==> flow/design.v <==
`timescale 1ns / 1ps
module decoder(
    input [1:0] in,
    output reg [3:0] out
    );
    always @(*) begin
        case(in)
            2'b00: out = 4'b1000;
            2'b01: out = 4'b0100;
            2'b10: out = 4'b0010;
            2'b11: out = 4'b0001;
        endcase
    end
endmodule
`timescale 1ns / 1ps
module ARITHMATIC_UNIT #(parameter width = 16)(
    input [width - 1:0] A,
    input [width - 1:0] B,
    input [1:0] ALU_FUN,
    input clk,rst,
    input Arith_Enable,
    output reg [width - 1:0] Arith_OUT,
    output reg Carry_OUT,
    output reg Arith_Flag
    );
    always@(posedge clk or negedge rst) begin
        if (!rst) begin
            Arith_OUT <= 0;
            Arith_Flag <= 0;
            Carry_OUT <= 0;        
        end
        else if (Arith_Enable) begin
            Arith_OUT <= 0;
            Carry_OUT <= 0;
            Arith_Flag <= 1;
            case (ALU_FUN)
                2'b00:
                begin
                    {Carry_OUT,Arith_OUT} <= A+B;
                end
                2'b01:
                begin
                    {Carry_OUT,Arith_OUT} <= A-B;
                end
                2'b10:
                begin
                    {Carry_OUT,Arith_OUT} <= A*B;
                end                
                2'b11:
                begin
                    {Carry_OUT,Arith_OUT} <= (B == 0) ? {1'b0, {width{1'b1}}} : A/B;
                end                
            endcase
        end
        else begin
            Arith_OUT <= 0;
            Arith_Flag <= 0;
            Carry_OUT <= 0;            
        end
    end
endmodule
`timescale 1ns / 1ps
module Logic_Unit #(parameter width = 16)(
    input [width - 1:0] A,
    input [width - 1:0] B,
    input [1:0] ALU_FUN,
    input clk,rst,
    input Logic_Enable,
    output reg [width - 1:0] Logic_OUT,
    output reg Logic_Flag
    );
 always@(posedge clk or negedge rst) begin
        if (!rst) begin
            Logic_OUT <= 0;
            Logic_Flag <= 0;
        end
        else if (Logic_Enable) begin
            Logic_OUT <= 0;
            Logic_Flag <= 1;
            case (ALU_FUN)
                2'b00:
                begin
                    Logic_OUT <= A&B;
                end
                2'b01:
                begin
                    Logic_OUT <= A|B;
                end
                2'b10:
                begin
                    Logic_OUT <= ~(A&B);
                end                
                2'b11:
                begin
                    Logic_OUT <= ~(A|B);
                end                
            endcase
        end
        else begin
            Logic_OUT <= 0;
            Logic_Flag <= 0;
        end
    end
endmodule
`timescale 1ns / 1ps
module CMP_Unit #(parameter width = 16)(
    input [width - 1:0] A,
    input [width - 1:0] B,
    input [1:0] ALU_FUN,
    input clk,rst,
    input CMP_Enable,
    output reg [width - 1:0] CMP_OUT,
    output reg CMP_Flag
    );
always@(posedge clk or negedge rst) begin
        if (!rst) begin
            CMP_OUT <= 0;
            CMP_Flag <= 0;
        end
        else if (CMP_Enable) begin
            CMP_OUT <= 0;
            CMP_Flag <= 1;
            case (ALU_FUN)
                2'b00:
                begin
                    CMP_OUT <= 0;
                end
                2'b01:
                begin
                    CMP_OUT <= (A==B);
                end
                2'b10:
                begin
                    CMP_OUT <= (A>B)? 2:0;
                end                
                2'b11:
                begin
                    CMP_OUT <= (A<B)? 3:0;
                end                
            endcase
        end
        else begin
            CMP_OUT <= 0;
            CMP_Flag <= 0;
        end
    end
endmodule
`timescale 1ns / 1ps
module Shift_Unit #(parameter width = 16)(
    input [width - 1:0] A,
    input [width - 1:0] B,
    input [1:0] ALU_FUN,
    input clk,rst,
    input Shift_Enable,
    output reg [width - 1:0] Shift_OUT,
    output reg Shift_Flag
    );
always@(posedge clk or negedge rst) begin
        if (!rst) begin
            Shift_OUT <= 0;
            Shift_Flag <= 0;
        end
        else if (Shift_Enable) begin
            Shift_OUT <= 0;
            Shift_Flag <= 1;
            case (ALU_FUN)
                2'b00:
                begin
                    Shift_OUT <= A>>1;
                end
                2'b01:
                begin
                    Shift_OUT <= A<<1;
                end
                2'b10:
                begin
                    Shift_OUT <= B>>1;
                end                
                2'b11:
                begin
                    Shift_OUT <= B<<1;
                end                
            endcase
        end
        else begin
            Shift_OUT <= 0;
            Shift_Flag <= 0;
        end
    end
endmodule
`timescale 1ns / 1ps
module ALU_TOP #(parameter width = 16)(
    input [width - 1:0] A,
    input [width - 1:0] B,
    input [3:0] ALU_FUN,
    input clk,rst,
    output  [width - 1:0] Arith_OUT,
    output  Carry_OUT,
    output  Arith_Flag,
    output  [width - 1:0] Logic_OUT,
    output  Logic_Flag,
    output  [width - 1:0] CMP_OUT,
    output  CMP_Flag,
    output  [width - 1:0] Shift_OUT,
    output  Shift_Flag
    );
wire [3:0] enables;
decoder d0 (ALU_FUN[3:2],enables);
ARITHMATIC_UNIT #(width) d1 (A,B,ALU_FUN[1:0],clk,rst,enables[3],Arith_OUT,Carry_OUT,Arith_Flag);
Logic_Unit #(width) d2 (A,B,ALU_FUN[1:0],clk,rst,enables[2],Logic_OUT,Logic_Flag);
CMP_Unit #(width) d3 (A,B,ALU_FUN[1:0],clk,rst,enables[1],CMP_OUT,CMP_Flag);
Shift_Unit #(width) d4 (A,B,ALU_FUN[1:0],clk,rst,enables[0],Shift_OUT,Shift_Flag);
endmodule
-- From RTL to reports: ALU_TOP
What the tools print for ALU_TOP, step after step.
Lines are those of the file above, counted from 1.
Cell names lack the library's common part.
Not given: -
- top: ALU_TOP
- clock: clk
- standard-cell library: sky130hd
- corner: tt_025C_1v80

-- After elaboration
Source: Yosys, flattened and elaborated, memories not mapped. Widths are those after wreduce; folded enables and synchronous resets count as part of the registers. Registers that Yosys merges into a memory's read port (data or address) are not register bits. Print and check cells do not count. Equal cells are merged and count once.
- multiply operators at 1
- muxes and demuxes: 18
- div/mod/pow operators: 1
- noted add/sub/neg operators: 2
- noted eq/ne operators: 7
- noted bitwise logic cells: 4
- noted reduce/logical cells: 3
- noted magnitude comparators: 2
- operators by type and width (cell ; number):
    divider 16 x 16 -> 17 bit ; 1
    multiplier 16 x 16 -> 17 bit ; 1
    parallel mux 16 bit (select 4 bit) ; 4
    2-to-1 mux 16 bit ; 4
    inverter 16 bit ; 2
    adder 16 x 16 -> 17 bit ; 1
    subtractor 16 x 16 -> 17 bit ; 1
    2-to-1 mux 17 bit ; 1
    greater-than comparator 16 bit ; 1
    less-than comparator 16 bit ; 1
    equality test 16 bit ; 1
    AND 16 bit ; 1
    bitwise OR 16 bit ; 1
    zero test 16 bit ; 1
    parallel mux 4 bit (select 4 bit) ; 1
    equality test 2 bit with constant B ; 4
    2-to-1 mux 1 bit ; 5
    equality test 2 x 1 -> 1 bit with constant B ; 2
    zero test 2 bit ; 2
    parallel mux 1 bit (select 4 bit) ; 1
    2-to-1 mux 2 bit ; 2
- word-level cells at 47
- output and inout bits: 69
- register bits at 69

-- Depth
Depth = most cells in a row (Yosys ltp): at word level without a register or memory, in the mapped netlist without a sequential cell, where the memories' decode and read muxes count.
- noted word-level depth: 4
- ABC_AREA at 0
- noted gate-level depth with buffers: 137
- gate-level depth less buffers: 126

-- Synthesis result
Yosys stat after the flow's synthesis: flattened, memories mapped to cells. It holds for the ABC_AREA given above (unset counts as 0); a run with the other value may have another netlist.
- cells by type (cell type ; number ; area in all (um2)):
    ha_1 ; 251 ; 3.14E+03
    fa_1 ; 96 ; 1.92E+03
    dfrtp_1 ; 55 ; 1376.32
    xnor2_1 ; 99 ; 867.082
    nand2_1 ; 221 ; 829.546
    nor2_1 ; 205 ; 769.488
    inv_1 ; 197 ; 739.459
    a21oi_1 ; 130 ; 650.624
    o21ai_0 ; 71 ; 355.341
    xor2_1 ; 40 ; 350.336
    o21a_1 ; 44 ; 330.317
    mux4_2 ; 14 ; 315.302
    nor3_1 ; 61 ; 305.293
    clkbuf_1 ; 71 ; 266.506
    a21o_1 ; 35 ; 262.752
    nor2b_1 ; 36 ; 225.216
    mux2i_1 ; 22 ; 220.211
    mux2_2 ; 19 ; 213.955
Not listed: further types 76, cells in them 433.
- synthesis area at 16369.4 um2
- noted flip-flops: 55
- cells in the netlist at 2100
The figures by module come from a second, unflattened synthesis with its own total; it is not the netlist above.
- cells (unflattened synthesis) at 2081
- area total of the unflattened synthesis: 16326.9 um2
Each row is one instance without its submodules.
- by module (module ; times used ; area (um2) ; cells):
    ARITHMATIC_UNIT (width=16) ; 1 ; 14117.3 ; 1881
    Logic_Unit (width=16) ; 1 ; 807.0 ; 56
    Shift_Unit (width=16) ; 1 ; 732.0 ; 55
    CMP_Unit (width=16) ; 1 ; 644.4 ; 85
    decoder ; 1 ; 26.3 ; 4
    ALU_TOP ; 1 ; 0.0 ; 0

-- Timing after synthesis
OpenSTA on the mapped netlist: ideal clock, no wires. The path of least setup slack (recovery checks aside). Input and output delay are each 20% of the period. Register names are those of the netlist, which keeps one name where synthesis merged equal registers.
- kind: in2reg
- start point: in B[1]
- end point: reg d1.Arith_OUT[0]
- period at 33.0 ns
- driving pins on the path at 129
- path slack: -0.577 ns
- noted path buffers: 12
- arrival time: 33.445 ns
- noted required time: 32.869 ns
- delay of the path at 26.976 ns
- time at the first pin at 6.600 ns
- synthesis period reached at 33.577 ns
"delay of the path" is the arrival time less input delay plus setup time.
"driving pins on the path" counts driving pins, that of a launching flip-flop among them; a cell with two outputs on the path counts twice.
"synthesis period reached" = period - worst setup slack (recovery checks aside). The figure is calculated, with input and output delays left at 20% of the set period.
The rows between start and end are the longest chain of elaborated cells between them; the timing report does not say that the signal goes this way. Where chains are equally long, one stands for them.
Each line given opens the expression or statement behind the cell; cells for indexed reads and writes are added by Yosys, which also makes memories of some case tables.
At most two assigning lines are given for a register; there are more.
- path through: clkbuf_1 -> clkinv_1 -> ha_1 -> a21oi_1 -> o31ai_1 -> ha_1 -> o21ai_0 -> a211oi_1 -> nand2_1 -> mux2_2 -> ha_1 -> a21o_1 -> o21a_1 -> o2111a_1 -> a211o_1 -> ha_1 -> or3_1 -> o221a_2 -> [... 93 more ...] -> o211ai_1 -> a22oi_1 -> nand4_1 -> nand2_1 -> clkbuf_1 -> nor2_1 -> a21oi_1 -> ha_1 -> nor2b_1 -> o21a_1 -> o21a_1 -> o21a_1 -> o21ai_0 -> nand2b_1 -> a21oi_1 -> o311ai_0 -> a211oi_1 -> a31oi_1
- length of the longest elaborated chain: 4
- ends and longest elaborated chain, post-synthesis (element ; line ; RTL):
    start, declared ; 194 ; input [width - 1:0] B,
    divider 16 x 16 -> 17 bit ; 51 ; {Carry_OUT,Arith_OUT} <= (B == 0) ? {1'b0, {width{1'b1}}} : A/B;
    2-to-1 mux 17 bit ; 51 ;
    parallel mux 16 bit (select 4 bit) ; 36 ; case (ALU_FUN)
    2-to-1 mux 16 bit ; 32 ; else if (Arith_Enable) begin
    end, assigned ; 28 ; Arith_OUT <= 0;
    end, assigned ; 33 ; Arith_OUT <= 0;
    end, declared ; 22 ; output reg [width - 1:0] Arith_OUT,

-- Worst path after layout
Path of least setup slack in the final report of flow run 1 (OpenROAD, finished layout, wires in). Where an end is a register, its clock arrival counts in the times.
- kind: in2reg
- start point: in B[10]
- end point: reg d1.Arith_OUT[0]
- path slack: 0.84 ns
- driving pins on the path at 119
- time at the first pin at 6.50 ns
- noted required time: 32.72 ns
- arrival time: 31.88 ns
- period at 32.5 ns
- noted path buffers: 12
The rows between start and end are the longest chain of elaborated cells between them; the timing report does not say that the signal goes this way. Where chains are equally long, one stands for them.
At most two assigning lines are given for a register; there are more.
- path through: clkdlybuf4s50_1 -> nor4_2 -> buf_4 -> and3_4 -> nand3_2 -> o31ai_4 -> ha_4 -> o21ai_2 -> a211oi_2 -> nand2_1 -> mux2_2 -> ha_4 -> a21o_1 -> o21a_1 -> o2111a_1 -> a211o_1 -> ha_1 -> or3_1 -> [... 83 more ...] -> buf_4 -> nand2_1 -> nand2_1 -> ha_1 -> or3_1 -> o211ai_1 -> nor2b_2 -> buf_4 -> o21bai_1 -> a21oi_1 -> xnor2_1 -> mux2_2 -> ha_1 -> nand4_1 -> or4_1 -> o21ai_0 -> a211oi_1 -> a31oi_1
- length of the longest elaborated chain: 4
- ends and longest elaborated chain, post-layout (element ; line ; RTL):
    start, declared ; 194 ; input [width - 1:0] B,
    divider 16 x 16 -> 17 bit ; 51 ; {Carry_OUT,Arith_OUT} <= (B == 0) ? {1'b0, {width{1'b1}}} : A/B;
    2-to-1 mux 17 bit ; 51 ;
    parallel mux 16 bit (select 4 bit) ; 36 ; case (ALU_FUN)
    2-to-1 mux 16 bit ; 32 ; else if (Arith_Enable) begin
    end, assigned ; 28 ; Arith_OUT <= 0;
    end, assigned ; 33 ; Arith_OUT <= 0;
    end, declared ; 22 ; output reg [width - 1:0] Arith_OUT,

Top module ALU_TOP; platform sky130hd; tools Yosys and OpenROAD; 4 stored runs in no particular order. Input and output delays are each 20% of the period that was set; the output load is 0.01 pF.
"clock period achieved" means the clock period less the worst setup slack. The figure is calculated, with input and output delays left at 20% of the set period.
"time on the worst setup path" = time allowed to the worst setup path (clock period - input delay - output delay, where it has them) - its slack; a late launch clock adds to it, a late capture clock takes from it.
By "total power of the final layout" is meant OpenSTA's value without simulated activity: inputs other than the clock are taken to toggle once in ten clock periods, and the tool carries that through the logic.

Flow run 1

==> flow/run.sh <==
#!/bin/bash
# the make line also repeats the synthesis and layout settings of config.mk as NAME=value (left out here)
make -C /OpenROAD-flow-scripts/flow DESIGN_CONFIG=/design/flow/config.mk WORK_HOME=/design/flow/orfs CLKGATE_MAP_FILE= finish
==> flow/config.mk <==
export PLATFORM = sky130hd
export DESIGN_NAME = ALU_TOP
export DESIGN_NICKNAME = ALU_TOP
export VERILOG_FILES = /design/flow/design.v
export SDC_FILE = /design/flow/constraint.sdc
export NUM_CORES = 4
export LEC_CHECK = 0
export CAP_MARGIN = 20
export CORE_MARGIN = 2
export CORE_UTILIZATION = 40
export SLEW_MARGIN = 20
==> flow/constraint.sdc <==
create_clock -name core_clock -period 32.5 [get_ports {clk}]
set_input_delay 6.5000 -clock core_clock [delete_from_list [all_inputs] [get_ports {clk}]]
set_output_delay 6.5000 -clock core_clock [all_outputs]
set_load 0.01 [all_outputs]

Measured in flow run 1:
- noted the cell area after synthesis: 16369.4 um2
- area of the die at 42557.6 um2
- noted the standard-cell area after layout: 20722.4 um2
- utilization of the finished layout at 0.51
- noted the setup slack of the worst path: 0.841 ns
- noted the total negative setup slack: 0.000 ns
- total power of the final layout: 0.0008859 W
- noted the clock period achieved: 31.659 ns
- time on the worst setup path: 25.16 ns
- worst path kind: in2reg

Flow run 2

==> flow/run.sh <==
#!/bin/bash
# the make line also repeats the synthesis and layout settings of config.mk as NAME=value (left out here)
make -C /OpenROAD-flow-scripts/flow DESIGN_CONFIG=/design/flow/config.mk WORK_HOME=/design/flow/orfs CLKGATE_MAP_FILE= finish
==> flow/config.mk <==
export PLATFORM = sky130hd
export DESIGN_NAME = ALU_TOP
export DESIGN_NICKNAME = ALU_TOP
export VERILOG_FILES = /design/flow/design.v
export SDC_FILE = /design/flow/constraint.sdc
export NUM_CORES = 4
export LEC_CHECK = 0
export CAP_MARGIN = 20
export CELL_PAD_IN_SITES_GLOBAL_PLACEMENT = 1
export CORE_ASPECT_RATIO = 0.51
export CORE_MARGIN = 3
export CORE_UTILIZATION = 40
export CTS_CLUSTER_DIAMETER = 161
export CTS_CLUSTER_SIZE = 83
export GPL_ROUTABILITY_DRIVEN = 0
export MAX_ROUTING_LAYER = met5
export SETUP_SLACK_MARGIN = 5.0
export SLEW_MARGIN = 20
==> flow/constraint.sdc <==
create_clock -name core_clock -period 33.0 [get_ports {clk}]
set_input_delay 6.6000 -clock core_clock [delete_from_list [all_inputs] [get_ports {clk}]]
set_output_delay 6.6000 -clock core_clock [all_outputs]
set_load 0.01 [all_outputs]

Measured in flow run 2:
- noted the cell area after synthesis: 16369.4 um2
- area of the die at 43526.5 um2
- noted the standard-cell area after layout: 21979.8 um2
- utilization of the finished layout at 0.549
- noted the setup slack of the worst path: 2.076 ns
- noted the total negative setup slack: 0.000 ns
- total power of the final layout: 0.000912 W
- noted the clock period achieved: 30.924 ns
- time on the worst setup path: 24.32 ns
- worst path kind: in2reg

Flow run 3

==> flow/run.sh <==
#!/bin/bash
# the make line also repeats the synthesis and layout settings of config.mk as NAME=value (left out here)
make -C /OpenROAD-flow-scripts/flow DESIGN_CONFIG=/design/flow/config.mk WORK_HOME=/design/flow/orfs CLKGATE_MAP_FILE= finish
==> flow/config.mk <==
export PLATFORM = sky130hd
export DESIGN_NAME = ALU_TOP
export DESIGN_NICKNAME = ALU_TOP
export VERILOG_FILES = /design/flow/design.v
export SDC_FILE = /design/flow/constraint.sdc
export NUM_CORES = 4
export LEC_CHECK = 0
export CAP_MARGIN = 25
export CELL_PAD_IN_SITES_DETAIL_PLACEMENT = 1
export CELL_PAD_IN_SITES_GLOBAL_PLACEMENT = 0
export CORE_MARGIN = 3
export CORE_UTILIZATION = 21
export CTS_CLUSTER_DIAMETER = 344
export CTS_CLUSTER_SIZE = 84
export GPL_ROUTABILITY_DRIVEN = 0
export GPL_TIMING_DRIVEN = 0
export MIN_ROUTING_LAYER = met2
export PLACE_DENSITY_LB_ADDON = 0.14
export SETUP_SLACK_MARGIN = -2.0
export SLEW_MARGIN = 10
export TNS_END_PERCENT = 80
==> flow/constraint.sdc <==
create_clock -name core_clock -period 57.9 [get_ports {clk}]
set_input_delay 11.5800 -clock core_clock [delete_from_list [all_inputs] [get_ports {clk}]]
set_output_delay 11.5800 -clock core_clock [all_outputs]
set_load 0.01 [all_outputs]

Measured in flow run 3:
- noted the cell area after synthesis: 16369.4 um2
- area of the die at 81336.2 um2
- noted the standard-cell area after layout: 18949.4 um2
- utilization of the finished layout at 0.247
- noted the setup slack of the worst path: 6.966 ns
- noted the total negative setup slack: 0.000 ns
- total power of the final layout: 0.0005092 W
- noted the clock period achieved: 50.934 ns
- time on the worst setup path: 39.35 ns
- worst path kind: in2reg

Flow run 4

==> flow/run.sh <==
#!/bin/bash
# the make line also repeats the synthesis and layout settings of config.mk as NAME=value (left out here)
make -C /OpenROAD-flow-scripts/flow DESIGN_CONFIG=/design/flow/config.mk WORK_HOME=/design/flow/orfs CLKGATE_MAP_FILE= finish
==> flow/config.mk <==
export PLATFORM = sky130hd
export DESIGN_NAME = ALU_TOP
export DESIGN_NICKNAME = ALU_TOP
export VERILOG_FILES = /design/flow/design.v
export SDC_FILE = /design/flow/constraint.sdc
export NUM_CORES = 4
export LEC_CHECK = 0
export ABC_AREA = 0
export CAP_MARGIN = 20
export CELL_PAD_IN_SITES_DETAIL_PLACEMENT = 1
export CORE_ASPECT_RATIO = 0.82
export CORE_MARGIN = 2
export CORE_UTILIZATION = 32
export CTS_CLUSTER_DIAMETER = 317
export MIN_ROUTING_LAYER = met1
export PLACE_DENSITY = 0.56
export SETUP_SLACK_MARGIN = -0.7
export SLEW_MARGIN = 15
==> flow/constraint.sdc <==
create_clock -name core_clock -period 19.7 [get_ports {clk}]
set_input_delay 3.9400 -clock core_clock [delete_from_list [all_inputs] [get_ports {clk}]]
set_output_delay 3.9400 -clock core_clock [all_outputs]
set_load 0.01 [all_outputs]

Measured in flow run 4:
- noted the cell area after synthesis: 16369.4 um2
- area of the die at 52988.7 um2
- noted the standard-cell area after layout: 24866.3 um2
- utilization of the finished layout at 0.489
- noted the setup slack of the worst path: -9.943 ns
- noted the total negative setup slack: -34.518 ns
- total power of the final layout: 0.001694 W
- noted the clock period achieved: 29.643 ns
- time on the worst setup path: 25.70 ns
- worst path kind: in2reg
